==> flow/design.v <==
module gamma_mem (
    input logic [4:0] iter,
    output logic [15:0] gamma
);
    assign gamma =  (iter == 5'h0) ? 16'h8000 :
                    (iter == 5'h1) ? 16'h4b90 :
                    (iter == 5'h2) ? 16'h27ed :
                    (iter == 5'h3) ? 16'h1444 :
                    (iter == 5'h4) ? 16'h0a2c :
                    (iter == 5'h5) ? 16'h0517 :
                    (iter == 5'h6) ? 16'h028b :
                    (iter == 5'h7) ? 16'h0145 :
                    (iter == 5'h8) ? 16'h00a2 :
                    (iter == 5'h9) ? 16'h0051 :
                    (iter == 5'ha) ? 16'h0028 :
                    (iter == 5'hb) ? 16'h0014 :
                    (iter == 5'hc) ? 16'h000a :
                    (iter == 5'hd) ? 16'h0005 :
                    (iter == 5'he) ? 16'h0002 :
                    (iter == 5'hf) ? 16'h0001 : 
                                     16'h0000;
endmodule
module signed_lte (
    output logic out, 
    input logic [17:0] opA, 
    input logic [17:0] opB
    );
        assign out = opA[17] ? opB[17] ? opA <=  opB  
                                       : 1           
                             : opB[17] ? 0           
                                       : opA <= opB;  
endmodule
module cordic #(
    parameter D_WIDTH = 16,
    parameter Q_BITS  = 13
)(
    input  logic [15:0] theta,
    input  logic in_valid,
    output logic ready,
    output logic out_valid,
    output logic signed [15:0] sin,
    output logic signed [15:0] cos,
    input logic clk,
    input logic rstb
);
    localparam MAX_ITER = 16;
    reg [4:0] iter;
    reg [1:0] state;
    reg signed [17:0] theta_store;
    reg        [1 :0] domain;
    reg signed [17:0] theta_iter;
    reg signed [17:0] vec [1:0];
    wire [15:0] gamma_i;
    wire sigma;
    always @ (posedge clk or negedge rstb) begin
        if (!rstb) begin
            iter <= 0;
            state <= 0;
            vec[0] <= 18'hffff;
            vec[1] <= 18'h0;
            theta_store <= 18'h0;
            theta_iter  <= 18'h0;
            domain      <= 2'b00;
            ready <= 1;
            out_valid <= 0;
            sin <= 16'h0;
            cos <= 16'h0;
        end else begin
            case (state)
                0 : begin  
                        out_valid <= 0;
                        if (in_valid) begin
                            theta_store[15:0]   <=  (theta[15:14] == 2'b00) ? (theta << 2)             :
                                                    (theta[15:14] == 2'b01) ? (16'h7fff - theta) << 2  :
                                                    (theta[15:14] == 2'b10) ? (theta - 16'h7fff) << 2  :
                                                    (theta[15:14] == 2'b11) ? (16'hffff - theta) << 2  :
                                                    0;
                            domain              <= theta[15:14];
                            theta_store[17:16]  <= 0;
                            state               <= 1;
                            out_valid   <= 0;
                            ready       <= 0;
                            sin         <= 16'h0;
                            cos         <= 16'h0;
                        end
                    end
                1 : begin  
                    if (iter == MAX_ITER) begin
                        iter        <= 0;
                        theta_iter  <= 0;
                        cos     <=  (domain == 2'b00) || (domain == 2'b11)          ? 
                                    (vec[0] * 39797) >>> (17 + 15 - Q_BITS)         :
                                    ~((vec[0] * 39797) >>> (17 + 15 - Q_BITS)) + 1  ;
                        sin     <=  (domain == 2'b00) || (domain == 2'b01)          ? 
                                    (vec[1] * 39797) >>> (17 + 15 - Q_BITS)         :
                                    ~((vec[1] * 39797) >>> (17 + 15 - Q_BITS)) + 1  ;
                        vec[0]  <= 18'hffff;
                        vec[1]  <= 18'h0;
                        state       <= 0;
                        out_valid   <= 1;
                        ready       <= 1;
                    end else begin
                        iter        <=  iter + 1;
                        theta_iter  <=  (sigma)  ? 
                                            theta_iter + gamma_i    :
                                            theta_iter - gamma_i;
                        vec[0]      <=  (sigma)  ?
                                        vec[0] - ( (vec[1][17] ? ~(18'h3ffff >> iter) : 18'h0) | vec[1] >> iter)    :
                                        vec[0] + ( (vec[1][17] ? ~(18'h3ffff >> iter) : 18'h0) | vec[1] >> iter);
                        vec[1]      <=  (sigma)  ?
                                        vec[1] + ( (vec[0][17] ? ~(18'h3ffff >> iter) : 18'h0) | vec[0] >> iter)    :
                                        vec[1] - ( (vec[0][17] ? ~(18'h3ffff >> iter) : 18'h0) | vec[0] >> iter);
                    end
                end
                default : begin
                    iter <= 0;
                    state <= 0;
                    vec[0] <= 17'hffff;
                    vec[1] <= 17'h0;
                    theta_store <= 17'h0;
                    theta_iter  <= 17'h0;
                    ready <= 1;
                    out_valid <= 0;
                    sin <= 16'h0;
                    cos <= 16'h0;
                end
            endcase
        end
    end  
    gamma_mem gm0 (.iter(iter), .gamma(gamma_i));
    signed_lte slte0 (.out(sigma), .opA(theta_iter), .opB(theta_store));
endmodule
module mul #(
  parameter D_WIDTH = 19,
  parameter Q_BITS = 15
) (
  input logic clk,
  input logic signed [D_WIDTH-1:0] a, b,
  output logic signed [D_WIDTH-1:0] out
  );
logic signed [2*D_WIDTH-1:0] multiply;
assign multiply = a * b;
assign out = multiply >>> Q_BITS;
endmodule
module matmul_stage #(
  parameter D_WIDTH = 19,
  parameter Q_BITS = 15
) (
  input logic clk, rstb,
  input logic signed [D_WIDTH-1:0] a_in, b_in, c_in, d_in, e_in, f_in,
  input logic start,
  output logic signed [D_WIDTH-1:0] alpha, beta,
  output logic done
);
enum logic [2:0] {IDLE, MATH0, MATH1, MATH2, MATH3, MATH4, FINISH} state, next_state;
logic signed [D_WIDTH-1:0] a_pass, b_pass, out_pass;   
logic signed [D_WIDTH-1:0] a, a_c, b, b_c, c, c_c, d, d_c, e, e_c, f, f_c;   
logic signed [D_WIDTH-1:0] mult1, mult1_c, mult2, mult2_c;
logic signed [D_WIDTH-1:0] out1, out1_c, out2, out2_c;
mul #(
  .D_WIDTH(D_WIDTH),
  .Q_BITS(Q_BITS)
) mul_inst (
  .clk(clk),
  .a(a_pass),
  .b(b_pass),
  .out(out_pass)
);
always_ff @(posedge clk or negedge rstb) begin
  if (!rstb) begin
    a <= 0;
    b <= 0;
    c <= 0;
    d <= 0; 
    e <= 0;
    f <= 0;
    state <= IDLE;
    mult1 <= 0;
    mult2 <= 0;
    out1  <= 0;
    out2  <= 0;
  end else begin
    a <= a_c;
    b <= b_c;
    c <= c_c;
    d <= d_c;
    e <= e_c;
    f <= f_c;
    state <= next_state;
    mult1 <= mult1_c;
    mult2 <= mult2_c;
    out1  <= out1_c;
    out2  <= out2_c;
  end
end
always_comb begin
  a_c = a;
  b_c = b;
  c_c = c;
  d_c = d;
  e_c = e;
  f_c = f;
  next_state = state;
  mult1_c    = mult1;
  mult2_c    = mult2;
  out1_c     = out1;
  out2_c     = out2;
  a_pass = 0;
  b_pass = 0;
  alpha = 0;
  beta  = 0;
  done  = 0;
  case(state)
    IDLE: begin
      if(start) begin
        a_c = a_in;
        b_c = b_in;
        c_c = c_in;
        d_c = d_in;
        e_c = e_in;
        f_c = f_in;
        next_state = MATH0;
      end
    end
    MATH0: begin
      a_pass     = a;
      b_pass     = e;
      mult1_c    = out_pass;
      next_state = MATH1;
    end
    MATH1: begin
      a_pass     = b;
      b_pass     = f;
      mult2_c    = out_pass;
      next_state = MATH2;
    end
    MATH2: begin
      a_pass     = c;
      b_pass     = e;
      mult1_c    = out_pass;
      out1_c     = mult1 + mult2;
      next_state = MATH3;
    end
    MATH3: begin
      a_pass     = d;
      b_pass     = f;
      mult2_c    = out_pass;
      next_state = MATH4;
    end
    MATH4: begin
      out2_c     = mult1 + mult2;
      next_state = FINISH;
    end
    FINISH: begin
      alpha      = out1;
      beta       = out2;
      done       = 1;
      next_state = IDLE;
    end
  endcase;
end
endmodule
module matmul #(
  parameter D_WIDTH = 19,
  parameter Q_BITS = 15
) (
  input logic clk, rstb,
  input logic signed [D_WIDTH-1:0] a_in, b_in, sin_in, cos_in,
  input logic start,
  input logic [1:0] op_in,
  output logic signed [D_WIDTH-1:0] a_out, b_out,
  output logic done
);
localparam logic signed [D_WIDTH-1:0] one_div_sqrt_3 = 0.5773502692 * (2**Q_BITS);
localparam logic signed [D_WIDTH-1:0] two_div_sqrt_3 = 1.1547005384 * (2**Q_BITS);
localparam logic signed [D_WIDTH-1:0] neg_one_div_2 = -0.5 * (2**Q_BITS);
localparam logic signed [D_WIDTH-1:0] sqrt_3_div_2 = 0.8660254038 * (2**Q_BITS);
localparam logic signed [D_WIDTH-1:0] one_quantized = 1 * (2**Q_BITS);
logic signed [D_WIDTH-1:0] a_pass, b_pass, c_pass, d_pass, e_pass, f_pass;
logic signed [D_WIDTH-1:0] alpha_pass, beta_pass;
logic start_pass, done_pass;
logic signed [D_WIDTH-1:0] a, a_c, b, b_c, sin, sin_c, cos, cos_c;
logic [1:0] op, op_c;
enum logic [1:0] {IDLE, SET, WAIT} state, next_state;
matmul_stage #(
  .D_WIDTH(D_WIDTH),
  .Q_BITS(Q_BITS)
) matmul_stage_inst(
  .clk(clk),
  .rstb(rstb),
  .a_in(a_pass),
  .b_in(b_pass),
  .c_in(c_pass),
  .d_in(d_pass),
  .e_in(e_pass),
  .f_in(f_pass),
  .start(start_pass),
  .alpha(alpha_pass),
  .beta(beta_pass),
  .done(done_pass)
);
always_ff @(posedge clk or negedge rstb) begin
  if (!rstb) begin
    a     <= 0;
    b     <= 0;
    sin   <= 0;
    cos   <= 0;
    op    <= 0;
    state <= IDLE;
  end else begin
    a     <= a_c;
    b     <= b_c;
    sin   <= sin_c;
    cos   <= cos_c;
    op    <= op_c;
    state <= next_state;
  end
end
always_comb begin
  a_c   = a;
  b_c   = b;
  sin_c = sin;
  cos_c = cos;
  op_c  = op;
  next_state = state;
  start_pass = 0;
  a_pass = 0;
  b_pass = 0;
  c_pass = 0;
  d_pass = 0;
  e_pass = 0;
  f_pass = 0;
  done = 0;
  a_out = 0;
  b_out = 0;
  case(state)
    IDLE: begin
      if (start) begin
        a_c = a_in;
        b_c = b_in;
        sin_c = sin_in;
        cos_c = cos_in;
        op_c = op_in;
        next_state = SET;
      end
    end
    SET: begin
      start_pass = 1;
      next_state = WAIT;
      if(op[1]) begin  
        a_pass = cos;
        d_pass = cos;
        e_pass = a;
        f_pass = b;
        if(op[0]) begin  
          b_pass = -sin;
          c_pass = sin; 
        end else begin   
          b_pass = sin;
          c_pass = -sin;
        end
      end else begin   
        a_pass = one_quantized;
        b_pass = 0;
        e_pass = a;
        f_pass = b;
        if(op[0]) begin  
          c_pass = neg_one_div_2;
          d_pass = sqrt_3_div_2;
        end else begin  
          c_pass = one_div_sqrt_3;
          d_pass = two_div_sqrt_3;
        end
      end
    end
    WAIT: begin
      if (done_pass) begin
        a_out = alpha_pass;
        b_out = beta_pass;
        done  = 1;
        next_state = IDLE;
      end
    end
  endcase
end
endmodule
module mult #(
    parameter D_WIDTH = 16,
    parameter Q_BITS  = 13
) (
    input signed [D_WIDTH-1:0] a,
    input signed [D_WIDTH-1:0] b,
    output signed [D_WIDTH-1:0] out
);
    wire signed [2*D_WIDTH-1:0] out_full;
    assign out_full = a * b;
    assign out = out_full[D_WIDTH+Q_BITS-1 : Q_BITS];
endmodule
module pid #(
    parameter D_WIDTH = 16,
    parameter Q_BITS = 13
) (
    input logic                         clk,
    input logic                         rstb,
    input logic                         clear,
    input logic                         iterate_enable,
    input logic signed  [D_WIDTH-1:0]   kp,
    input logic signed  [D_WIDTH-1:0]   ki,
    input logic signed  [D_WIDTH-1:0]   target,
    input logic signed  [D_WIDTH-1:0]   measurement,
    output logic signed [D_WIDTH-1:0]   out,   
    output logic                        out_valid
);
    reg signed  [D_WIDTH-1:0]   mult_a, mult_b;
    wire signed [D_WIDTH-1:0]   mult_out;
    reg         [3:0]           state;
    reg signed  [D_WIDTH-1:0]   curr_error, prev_error;
    reg signed  [D_WIDTH-1:0]   curr_int,   prev_int;    
    always @ (posedge clk or negedge rstb) begin
        if (!rstb) begin
            state       <= 0;
            out         <= 0;
            out_valid   <= 0;
            curr_error  <= 0;
            curr_int    <= 0;
            prev_error  <= 0;
            prev_int    <= 0;
            mult_a      <= 0;
            mult_b      <= 0;
        end else if (clear) begin
            state       <= 0;
            out         <= 0;
            out_valid   <= 0;
            curr_error  <= 0;
            curr_int    <= 0;
            prev_error  <= 0;
            prev_int    <= 0;
            mult_a      <= 0;
            mult_b      <= 0;
        end else begin
            case (state)
                0 : begin  
                    out_valid <= 0;
                    if (iterate_enable) 
                        state <= 1;
                end
                1 : begin  
                    curr_error  <= target - measurement;  
                    mult_a      <= kp;
                    mult_b      <= target - measurement;
                    state <= 2;
                end
                2 : begin  
                    out         <= mult_out;  
                    curr_int    <= curr_error + prev_error;  
                    prev_error  <= curr_error;  
                    mult_a      <= ki;
                    mult_b      <= curr_error + prev_error;
                    state       <= 3;
                end
                3 : begin  
                    curr_int <= mult_out;  
                    state   <= 4;
                end
                4 : begin  
                    curr_int <= curr_int + prev_int;  
                    state   <= 5;
                end
                5 : begin  
                    prev_int    <= curr_int;  
                    out         <= out + curr_int;  
                    out_valid   <= 1;
                    state       <= 0;
                end
                default : begin  
                    state       <= 0;
                    out         <= 0;
                    out_valid   <= 0;
                    curr_error  <= 0;
                    curr_int    <= 0;
                    prev_error  <= 0;
                    prev_int    <= 0;
                    mult_a      <= 0;
                    mult_b      <= 0;
                end                
            endcase
        end
    end
    mult #(
        .D_WIDTH    (D_WIDTH),
        .Q_BITS     (Q_BITS)
    ) mult0 (
        .a      (mult_a),
        .b      (mult_b),
        .out    (mult_out)
    );
endmodule
module v_to_t #(
    parameter D_WIDTH = 16,
    parameter Q_BITS = 13
)(
    input logic [D_WIDTH - 1 : 0] v,
    input logic [D_WIDTH - 1 : 0] top,
    output logic [D_WIDTH - 1 : 0] t
);
    wire [    D_WIDTH - 1 : 0] diff;
    wire [2 * D_WIDTH - 1 : 0] t_long;
    assign diff = ({1'b0, {(D_WIDTH - 1){1'b1}}} - v);
    assign t_long = top * diff;
    assign t = t_long[2 * D_WIDTH - 1 : D_WIDTH];
endmodule
module svm #(
    parameter D_WIDTH = 16,
    parameter Q_BITS = 13
)(
    output logic pwmA, 
    output logic pwmB, 
    output logic pwmC, 
    output logic halt,
    input  logic [D_WIDTH - 1 : 0] vA, 
    input  logic [D_WIDTH - 1 : 0] vB, 
    input  logic [D_WIDTH - 1 : 0] vC, 
    input  logic [D_WIDTH - 1 : 0] periodTop,
    input  logic in_valid,
    output logic out_valid,
    input  logic clk, 
    input  logic rstb
);
    reg [2:0] state;
    reg [D_WIDTH - 1 : 0] counter;
    reg [D_WIDTH - 1 : 0] delta;
    reg rising, calc_ready;
    reg [D_WIDTH - 1 : 0] vA_store, vB_store, vC_store;
    reg [D_WIDTH - 1 : 0] tA, tB, tC;
    wire [D_WIDTH - 1 : 0] v_pass, t_pass;
    wire pwmA_c, pwmB_c, pwmC_c;
    assign v_pass = (state == 1) ? vA :
                    (state == 2) ? vB :
                    (state == 3) ? vC :
                    0;
    assign pwmA_c = calc_ready & (counter >= tA);
    assign pwmB_c = calc_ready & (counter >= tB);
    assign pwmC_c = calc_ready & (counter >= tC);
    assign halt = counter == 0;
    always @ (posedge clk or negedge rstb) begin
        if (!rstb) begin
            counter   <= 0;
            delta     <= 1;
            rising    <= 1;
            out_valid <= 0;
            state     <= 0;
            tA      <= 0;
            tB      <= 0;
            tC      <= 0;
            vA_store <= 0;
            vB_store <= 0;
            vC_store <= 0;
            pwmA    <= 0;
            pwmB    <= 0;
            pwmC    <= 0;
            calc_ready <= 0;
        end else begin
            case (state)
                0 : begin
                    out_valid <= 0;
                    if (in_valid) begin
                        state <= 1;
                        delta <= 1;
                        vA_store <= vA;
                        vB_store <= vB;
                        vC_store <= vC;
                    end
                end
                1 : begin
                    tA <= t_pass;
                    state <= 2;
                end
                2 : begin
                    tB <= t_pass;
                    state <= 3;
                end
                3 : begin
                    tC <= t_pass;
                    state <= 4;
                    calc_ready <= 1;
                end
                4 : begin
                    if (!rising & counter == 1) begin
                        counter     <= 0;
                        state       <= 0;
                        out_valid   <= 1;
                        calc_ready  <= 0;
                        pwmA    <= 0;
                        pwmB    <= 0;
                        pwmC    <= 0;
                    end
                    pwmA    <= pwmA_c;
                    pwmB    <= pwmB_c;
                    pwmC    <= pwmC_c;
                    counter <= counter + delta;
                    delta <=    rising ?    (counter == periodTop - 1)  ? ~delta + 1 : delta     
                                :
                                            (counter == 1)              ? ~delta + 1 : delta;    
                    rising <=   rising ?    (counter == periodTop - 1)  ? ~rising : rising     
                                :
                                            (counter == 1)              ? ~rising : rising;    
                end
                default : begin
                    counter   <= 0;
                    delta     <= 1;
                    rising    <= 1;
                    out_valid <= 0;
                    state     <= 0;
                    tA      <= 0;
                    tB      <= 0;
                    tC      <= 0;
                    vA_store <= 0;
                    vB_store <= 0;
                    vC_store <= 0;
                    pwmA    <= 0;
                    pwmB    <= 0;
                    pwmC    <= 0;
                    calc_ready <= 0;
                end
            endcase
        end
    end
    v_to_t #(
        .D_WIDTH (D_WIDTH)
    ) v2t0 (
        .v   (v_pass),
        .top (periodTop),
        .t   (t_pass)
    );
endmodule
module top #(
    parameter D_WIDTH = 16,
    parameter Q_BITS  = 13
)(
  input logic [D_WIDTH - 1 : 0] angle_in,
  input logic signed [D_WIDTH - 1 : 0] currA_in,
  input logic signed [D_WIDTH - 1 : 0] currB_in,
  input logic signed [D_WIDTH - 1 : 0] currC_in,
  input logic signed [D_WIDTH - 1 : 0] currT_in,
  input logic        [D_WIDTH - 1 : 0] periodTop,
  output logic pwmA_out,
  output logic pwmB_out,
  output logic pwmC_out,
  input logic signed [D_WIDTH - 1 : 0]  kpd, kpq,
  input logic signed [D_WIDTH - 1 : 0]  kid, kiq,
  input logic clear_pid,
  input  logic clk,
  input  logic rstb,
  input  logic valid,
  output logic ready
);
  reg [         15 : 0] angle_r;
  reg [D_WIDTH - 1 : 0] currA_r;
  reg [D_WIDTH - 1 : 0] currB_r;
  reg [D_WIDTH - 1 : 0] currC_r;
  reg [D_WIDTH - 1 : 0] currT_r;
  reg [         15 : 0] periodTop_r;
  reg [4:0]             state;
  reg  [D_WIDTH - 1 : 0] a_in_matmul;
  reg  [D_WIDTH - 1 : 0] b_in_matmul;
  reg  [1:0]             op_in_matmul;
  wire [D_WIDTH - 1 : 0] a_out_matmul;
  wire [D_WIDTH - 1 : 0] b_out_matmul;
  reg [D_WIDTH - 1 : 0] c_out_calc;
  reg [D_WIDTH - 1 : 0] park_d_r, park_q_r;
  reg [D_WIDTH - 1 : 0] va_r, vb_r;
  wire    cordic_out_valid;
  wire    matmul_out_valid;
  wire    pid_d_out_valid;
  wire    pid_q_out_valid;
  wire    svm_out_valid;
  reg     cordic_done;
  reg     clarke_done;
  reg     pid_d_done;
  reg     pid_q_done;
  wire    [         15 : 0] sin, cos;
  wire    [D_WIDTH - 1 : 0] pid_d_out, pid_q_out;
  reg     start_cordic;
  reg     start_matmul;
  reg     start_PID;
  reg     start_svm;
  always @(posedge clk or negedge rstb) begin
    if (!rstb) begin
      angle_r       <= 0;
      currA_r       <= 0;
      currB_r       <= 0;
      currC_r       <= 0;
      currT_r       <= 0;
      periodTop_r   <= 0;
      state         <= 0;
      ready         <= 1;
      start_cordic  <= 0;
      start_matmul  <= 0;
      start_PID     <= 0;
      start_svm     <= 0;
      clarke_done   <= 0;
      cordic_done   <= 0;
      pid_d_done    <= 0;
      pid_q_done    <= 0;
      a_in_matmul   <= 0;
      b_in_matmul   <= 0;
      op_in_matmul  <= 0;
      c_out_calc    <= 0;
      park_d_r      <= 0;
      park_q_r      <= 0;
      va_r          <= 0;
      vb_r          <= 0;
    end else begin
      case (state)
        0 : begin  
          if (valid) begin
            angle_r     <= angle_in;
            currA_r     <= currA_in;
            currB_r     <= currB_in;
            currC_r     <= currC_in;
            currT_r     <= currT_in;
            periodTop_r <= periodTop[15:0];
            state <= 1;
            ready <= 0;
            op_in_matmul  <= 0;
            a_in_matmul   <= currA_in;
            b_in_matmul   <= currB_in;
            start_cordic  <= 1;
            start_matmul  <= 1;
          end
        end
        1 : begin  
          start_cordic  <= 0;
          start_matmul  <= 0;
          if  ((clarke_done      && cordic_out_valid) || 
               (cordic_done      && matmul_out_valid) || 
               (matmul_out_valid && cordic_out_valid)) begin
            clarke_done <= 0;
            cordic_done <= 0;
            op_in_matmul  <= 2;
            a_in_matmul   <= a_out_matmul;
            b_in_matmul   <= b_out_matmul;
            start_matmul <= 1;
            state <= 2;
          end else begin
            clarke_done <= matmul_out_valid ? 1 : clarke_done;
            cordic_done <= cordic_out_valid ? 1 : cordic_done;
          end
        end
        2 : begin  
          start_matmul <= 0;
          if (matmul_out_valid) begin
            park_d_r  <= a_out_matmul;
            park_q_r  <= b_out_matmul;
            start_PID <= 1;
            state <= 3;
          end
        end
        3 : begin  
          start_PID <= 0;
          if (pid_d_out_valid) begin
            op_in_matmul  <= 3;
            a_in_matmul   <= pid_d_out;
            b_in_matmul   <= pid_q_out;
            start_matmul <= 1;
            state <= 4;
          end
        end
        4 : begin  
          start_matmul  <= 0;
          if (matmul_out_valid) begin
            op_in_matmul  <= 1;
            a_in_matmul   <= a_out_matmul;
            b_in_matmul   <= b_out_matmul;
            start_matmul <= 1;
            state <= 5;
          end
        end
        5 : begin  
          start_matmul  <= 0;
          if (matmul_out_valid) begin
            c_out_calc <= - a_out_matmul - b_out_matmul;
            va_r       <= a_out_matmul;
            vb_r       <= b_out_matmul;
            start_svm <= 1;
            state <= 6;
          end
        end
        6 : begin  
          start_svm <= 0;
          if (svm_out_valid) begin
            state <= 0;
            ready <= 1;
          end
        end
        default : begin  
          angle_r       <= 0;
          currA_r       <= 0;
          currB_r       <= 0;
          currC_r       <= 0;
          currT_r       <= 0;
          periodTop_r   <= 0;
          state         <= 0;
          ready         <= 1;
          start_cordic  <= 0;
          start_matmul  <= 0;
          start_PID     <= 0;
          start_svm     <= 0;
          clarke_done   <= 0;
          cordic_done   <= 0;
          a_in_matmul   <= 0;
          b_in_matmul   <= 0;
          op_in_matmul  <= 0;
          c_out_calc    <= 0;
        end
      endcase
    end
  end
    matmul #(
    .D_WIDTH  (D_WIDTH),
    .Q_BITS   (Q_BITS)
  ) matmul0 (
    .clk     (clk),
    .rstb    (rstb),
    .a_in    (a_in_matmul),
    .b_in    (b_in_matmul),
    .sin_in  (sin),
    .cos_in  (cos),
    .start   (start_matmul),
    .op_in   (op_in_matmul),
    .a_out   (a_out_matmul),
    .b_out   (b_out_matmul),
    .done    (matmul_out_valid)
  );
  svm #(
    .D_WIDTH    (D_WIDTH),
    .Q_BITS     (Q_BITS)
  ) svm0 (
    .pwmA       (pwmA_out), 
    .pwmB       (pwmB_out), 
    .pwmC       (pwmC_out), 
    .halt       (),
    .vA         (va_r), 
    .vB         (vb_r), 
    .vC         (c_out_calc), 
    .periodTop  (periodTop_r),
    .in_valid   (start_svm),
    .out_valid  (svm_out_valid),
    .clk        (clk), 
    .rstb       (rstb)
  );
  cordic #(
    .D_WIDTH  (D_WIDTH),
    .Q_BITS   (Q_BITS)
  ) cordic0 (
    .theta      (angle_r),
    .in_valid   (start_cordic),
    .ready      (),
    .out_valid  (cordic_out_valid),
    .sin        (sin),
    .cos        (cos),
    .clk        (clk),
    .rstb       (rstb)
  );
  pid #(
    .D_WIDTH    (D_WIDTH),
    .Q_BITS     (Q_BITS)
  ) pid_d (
    .clk            (clk),
    .rstb           (rstb),
    .clear          (clear_pid),
    .iterate_enable (start_PID),
    .kp             (kpd),
    .ki             (kid),
    .target         (16'b0),
    .measurement    (park_d_r),
    .out            (pid_d_out),
    .out_valid      (pid_d_out_valid)        
  );
  pid #(
    .D_WIDTH    (D_WIDTH),
    .Q_BITS     (Q_BITS)
  ) pid_q (
    .clk            (clk),
    .rstb           (rstb),
    .clear          (clear_pid),
    .iterate_enable (start_PID),
    .kp             (kpq),
    .ki             (kiq),
    .target         (currT_r),
    .measurement    (park_q_r),
    .out            (pid_q_out),
    .out_valid      (pid_q_out_valid)        
  );
endmodule
======== Step by step through the tools: top ========
What the tools print for top, step after step.
Lines are those of the file above, counted from 1.
Cell names lack the library's common part.
The mark -- stands for no value.
inputs
  top module .............................. top
  clock ................................... clk
  library ................................. sky130hd
  timing corner ........................... tt_025C_1v80

======== After elaboration ========
Source: Yosys, flattened and elaborated. Widths are those after wreduce. Registers that Yosys merges into a memory's read port (data or address) are not register bits. Print and check cells do not count.
storage and ports
  register bits ........................... 841
  bits of input ports ..................... 164
  output and inout port bits .............. 4
  word-level cells ........................ 490
cells by class
  $add $sub $neg .......................... 28
  multipliers ............................. 6
  magnitude comparators ................... 4
  equal/unequal tests ..................... 85
  shift-type cells ........................ 3
  muxes and demuxes ....................... 193
  bitwise gates (word level) .............. 23
  reduce/logical cells .................... 73
operators by type and width
  operator                                                                  number
  16-bit by 16-bit multiplier with 29-bit output                            3
  18-bit by 17-bit multiplier with 32-bit output (second input constant)    2
  16-bit two-way mux                                                        63
  16-bit parallel mux with 2-bit select                                     18
  16-bit by 16-bit multiplier with 32-bit output                            1
  16-bit parallel mux with 3-bit select                                     7
  16-bit parallel mux with 4-bit select                                     3
  16-bit parallel mux with 5-bit select                                     2
  18-bit two-way mux                                                        8
  16-bit adder                                                              8
  18-bit parallel mux with 2-bit select                                     3
  5-bit OR reduction                                                        10
  16-bit greater-or-equal comparator                                        3
  5-bit two-way mux                                                         9
  2-bit by 1-bit inequality test with 1-bit output (second input constant)  21
  5-bit by 4-bit == test with 1-bit output (second input constant)          8
  4-bit parallel mux with 5-bit select                                      2
  18-bit adder                                                              2
  18-bit subtractor                                                         2
  18-bit OR                                                                 2
  18-bit by 5-bit right shift with 18-bit output                            2
  2-bit AND reduction                                                       18
  4-bit OR reduction                                                        9
  5-bit by 3-bit == test with 1-bit output (second input constant)          7
  5-bit parallel mux with 7-bit select                                      1
  13-bit NOT with 16-bit output                                             2
  16-bit subtractor                                                         2
  16-bit by 2-bit adder with 16-bit output (second input constant)          2
Other operator kinds: 72; their cells: 195.

======== Depth ========
Longest topological path by Yosys (ltp), each cell counted once; first at word level (registers and memories cut), then after technology mapping (sequential cells cut; the memories' decode and read muxes count).
depth
  depth in word-level cells ............... 21
  ABC_AREA ................................ 1
  mapped depth ............................ 31
  mapped depth without buffers ............ 30

======== Synthesis result ========
The flow's flattened synthesis, as Yosys stat reports it; memories are mapped. The netlist is that of the ABC_AREA named above (0 if unset); the other value can give another one.
The area totals of this step are shown rounded.
cells by type
  type      number  area in all (um2)
  fa_1      1,188   2.38E+04
  dfrtp_1   820     2.05E+04
  nand2_1   3,044   1.14E+04
  ha_1      893     1.12E+04
  inv_1     2,670   1E+04
  o21ai_0   948     4,744.55
  nand3_1   632     3.16E+03
  nor2_1    796     2.99E+03
  a21oi_1   561     2.81E+03
  clkbuf_1  364     1,366.31
  xor2_1    117     1.02E+03
  dfstp_2   26      683.155
  xnor2_1   74      648.122
  o22ai_1   94      588.064
  nor3_1    115     575.552
  a22o_1    50      437.92
  nand4_1   68      425.408
  a22oi_1   55      412.896
Other cell types: 59; their cells: 616.
synthesis totals
  mapped cells ............................ 13,131
  chip area (Yosys) ....................... 101,000 um2
  sequential area ......................... 21,200 um2
  mapped flip-flops ....................... 846
  buffer cells ............................ 428

======== Worst setup path after synthesis ========
Source: OpenSTA report_checks on the synthesized netlist (no wires, ideal clock, input and output delay 20% of the period each), path of least setup slack; recovery checks are left aside. Register names are those of the netlist, which keeps one name where synthesis merged equal registers.
timing post-synthesis
  kind .................................... register to register
  from .................................... reg matmul0.matmul_stage_inst.state
  to ...................................... reg matmul0.matmul_stage_inst.mult2[9]
  clock period ............................ 10.0 ns
  library setup time ...................... 0.118 ns
  time at the first pin ................... 0.000 ns
  arrival ................................. 6.316 ns
  data required time ...................... 9.882 ns
  path slack .............................. 3.566 ns
  path delay .............................. 6.434 ns
  stages on the path ...................... 27
  path buffers ............................ 4
  synthesis period reached ................ 6.434 ns
"path delay" = arrival - input delay + setup time.
"stages on the path": output pins that drive a net of the path, with the launching flip-flop's if there is one; two outputs of one cell count as two.
"synthesis period reached" = period - worst setup slack (recovery checks aside). The figure is calculated, with input and output delays left at 20% of the set period.
Where an end lacks its bit number, it is one bit of the signal, or one of the new flip-flops if synthesis recoded a state register.
Between the ends stands the longest chain of elaborated cells between them, by number of cells; it is not shown to be the way that was timed. Of several equally long chains one is given.
A line is the first line of the expression or statement that the cell stems from. Yosys adds cells for indexed reads and writes and turns some case tables into memories.
between the ends, post-synthesis
  cell sequence ........................... dfrtp_1 > buf_2 > inv_1 > nand2_1 > buf_2 > buf_1 > a22oi_1 > clkbuf_1 > nor2_1 > fa_1 > inv_1 > fa_1 > inv_1 > fa_1 > fa_1 > inv_1 > fa_1 > inv_1 > fa_1 > ha_1 > a21oi_1 > o21ai_0 > a221oi_1 > nand2_1 > or2_2 > nand3_1 > nand2_1
  length of the longest elaborated chain .. 4
  elaborated cells on any way between the ends .. 9
  source lines of those cells ............. 2
  those cells by class .................... 1 x mul; 4 x eq/ne; 2 x mux; 2 x reduce/logical
RTL lines, path post-synthesis
  item                                            line  source
  from (decl)                                     155   enum logic [2:0] {IDLE, MATH0, MATH1, MATH2, MATH3, MATH4, FINISH} state, next_state;
  from (assign)                                   177   state <= IDLE;
  from (assign)                                   189   state <= next_state;
  3-bit == test                                   213   case(state)
  2-bit OR reduction                              --
  16-bit parallel mux with 2-bit select           213
  16-bit by 16-bit multiplier with 29-bit output  142   assign multiply = a * b;
  to (assign)                                     179   mult2 <= 0;
  to (assign)                                     191   mult2 <= mult2_c;
  to (decl)                                       158   logic signed [D_WIDTH-1:0] mult1, mult1_c, mult2, mult2_c;

======== Path in the finished layout ========
From the final timing report of flow run A: the path of least setup slack in the routed layout; clock arrival at registers is part of the times.
timing after layout
  kind .................................... register to register
  from .................................... reg svm0.state
  to ...................................... reg svm0.tC[7]
  clock period ............................ 8.31 ns
  library setup time ...................... 0.13 ns
  time at the first pin ................... 0.75 ns
  arrival ................................. 8.56 ns
  data required time ...................... 8.90 ns
  path slack .............................. 0.35 ns
  stages on the path ...................... 28
  path buffers ............................ 1
Where an end lacks its bit number, it is one bit of the signal, or one of the new flip-flops if synthesis recoded a state register.
At most two assigning lines are given for a register; there are more.
between the ends, after layout
  cell sequence ........................... dfrtp_1 > inv_1 > nand2_1 > clkbuf_1 > o21ai_0 > o21ai_1 > clkinv_1 > nor2_1 > fa_1 > inv_1 > fa_1 > inv_1 > fa_1 > inv_1 > fa_1 > fa_1 > inv_1 > fa_1 > ha_1 > a21oi_1 > nor2_1 > o21ai_0 > o211ai_1 > o21ba_2 > nand2_1 > or2_2 > nand3_1 > o21ai_0
RTL lines, path after layout
  item           line  source
  from (decl)    529   reg [2:0] state;
  from (assign)  551   state     <= 0;
  from (assign)  567   state <= 1;
  to (assign)    554   tC      <= 0;
  to (assign)    583   tC <= t_pass;
  to (decl)      534   reg [D_WIDTH - 1 : 0] tA, tB, tC;
Chain of elaborated cells between the ends: none given.

Appendix: measured runs

Design top on sky130hd. What follows are 3 stored runs of the flow, each under its own settings; their order means nothing. The constraints put input and output delay at 20% of the set period each and load the outputs with 0.01 pF.
"achieved clock period" = clock period - worst setup slack. The figure is calculated, with input and output delays left at 20% of the set period.
"time of the worst setup path" = time allowed to the worst setup path (clock period - input delay - output delay, where it has them) - its slack; a late launch clock adds to it, a late capture clock takes from it.
"power" is the tool's figure for a default switching activity; nothing was simulated.
The results are shown rounded.

======== flow run A ========
==> flow/run.sh <==
#!/bin/bash
# the make line also repeats the synthesis and layout settings of config.mk as NAME=value (left out here)
make -C /OpenROAD-flow-scripts/flow DESIGN_CONFIG=/design/flow/config.mk WORK_HOME=/design/flow/orfs CLKGATE_MAP_FILE= finish
==> flow/config.mk <==
export PLATFORM = sky130hd
export DESIGN_NAME = top
export DESIGN_NICKNAME = top
export VERILOG_FILES = /design/flow/design.v
export SDC_FILE = /design/flow/constraint.sdc
export NUM_CORES = 4
export LEC_CHECK = 0
export ABC_AREA = 1
export CAP_MARGIN = 20
export CELL_PAD_IN_SITES_DETAIL_PLACEMENT = 0
export CORE_MARGIN = 2
export CORE_UTILIZATION = 34
export GPL_TIMING_DRIVEN = 0
export MIN_ROUTING_LAYER = met1
export PLACE_DENSITY_LB_ADDON = 0.09
export SLEW_MARGIN = 20
==> flow/constraint.sdc <==
create_clock -name core_clock -period 8.31 [get_ports {clk}]
set_input_delay 1.6620 -clock core_clock [delete_from_list [all_inputs] [get_ports {clk}]]
set_output_delay 1.6620 -clock core_clock [all_outputs]
set_load 0.01 [all_outputs]

-------- measured, flow run A --------
  worst setup slack after layout .......... 0.347 ns
  cell area after synthesis ............... 101,000 um2
  area inside the die boundary ............ 301,000 um2
  utilization after layout ................ 0.376
  power ................................... 16.6 mW
  achieved clock period ................... 7.963 ns
  time of the worst setup path ............ 7.96 ns
  worst path kind ......................... register to register

======== flow run B ========
==> flow/run.sh <==
#!/bin/bash
# the make line also repeats the synthesis and layout settings of config.mk as NAME=value (left out here)
make -C /OpenROAD-flow-scripts/flow DESIGN_CONFIG=/design/flow/config.mk WORK_HOME=/design/flow/orfs CLKGATE_MAP_FILE= finish
==> flow/config.mk <==
export PLATFORM = sky130hd
export DESIGN_NAME = top
export DESIGN_NICKNAME = top
export VERILOG_FILES = /design/flow/design.v
export SDC_FILE = /design/flow/constraint.sdc
export NUM_CORES = 4
export LEC_CHECK = 0
export ABC_AREA = 1
export CAP_MARGIN = 10
export CELL_PAD_IN_SITES_DETAIL_PLACEMENT = 0
export CORE_ASPECT_RATIO = 0.7
export CORE_MARGIN = 2
export CORE_UTILIZATION = 59
export CTS_CLUSTER_SIZE = 57
export GPL_ROUTABILITY_DRIVEN = 1
export GPL_TIMING_DRIVEN = 0
export HOLD_SLACK_MARGIN = 0.21
export MAX_ROUTING_LAYER = met5
export MIN_ROUTING_LAYER = met2
export SETUP_SLACK_MARGIN = 1.47
export SLEW_MARGIN = 35
export TNS_END_PERCENT = 5
==> flow/constraint.sdc <==
create_clock -name core_clock -period 6.05 [get_ports {clk}]
set_input_delay 1.2100 -clock core_clock [delete_from_list [all_inputs] [get_ports {clk}]]
set_output_delay 1.2100 -clock core_clock [all_outputs]
set_load 0.01 [all_outputs]

-------- flow run B --------
  did not finish, routing stopped with GRT-0116

======== flow run C ========
==> flow/run.sh <==
#!/bin/bash
# the make line also repeats the synthesis and layout settings of config.mk as NAME=value (left out here)
make -C /OpenROAD-flow-scripts/flow DESIGN_CONFIG=/design/flow/config.mk WORK_HOME=/design/flow/orfs CLKGATE_MAP_FILE= finish
==> flow/config.mk <==
export PLATFORM = sky130hd
export DESIGN_NAME = top
export DESIGN_NICKNAME = top
export VERILOG_FILES = /design/flow/design.v
export SDC_FILE = /design/flow/constraint.sdc
export NUM_CORES = 4
export LEC_CHECK = 0
export CAP_MARGIN = 20
export CORE_MARGIN = 2
export CORE_UTILIZATION = 40
export PLACE_DENSITY = 0.6
export SLEW_MARGIN = 20
==> flow/constraint.sdc <==
create_clock -name core_clock -period 8.04 [get_ports {clk}]
set_input_delay 1.6080 -clock core_clock [delete_from_list [all_inputs] [get_ports {clk}]]
set_output_delay 1.6080 -clock core_clock [all_outputs]
set_load 0.01 [all_outputs]

-------- measured, flow run C --------
  worst setup slack after layout .......... 0.449 ns
  cell area after synthesis ............... 94,600 um2
  area inside the die boundary ............ 240,000 um2
  utilization after layout ................ 0.441
  power ................................... 9.75 mW
  achieved clock period ................... 7.591 ns
  time of the worst setup path ............ 7.59 ns
  worst path kind ......................... register to register
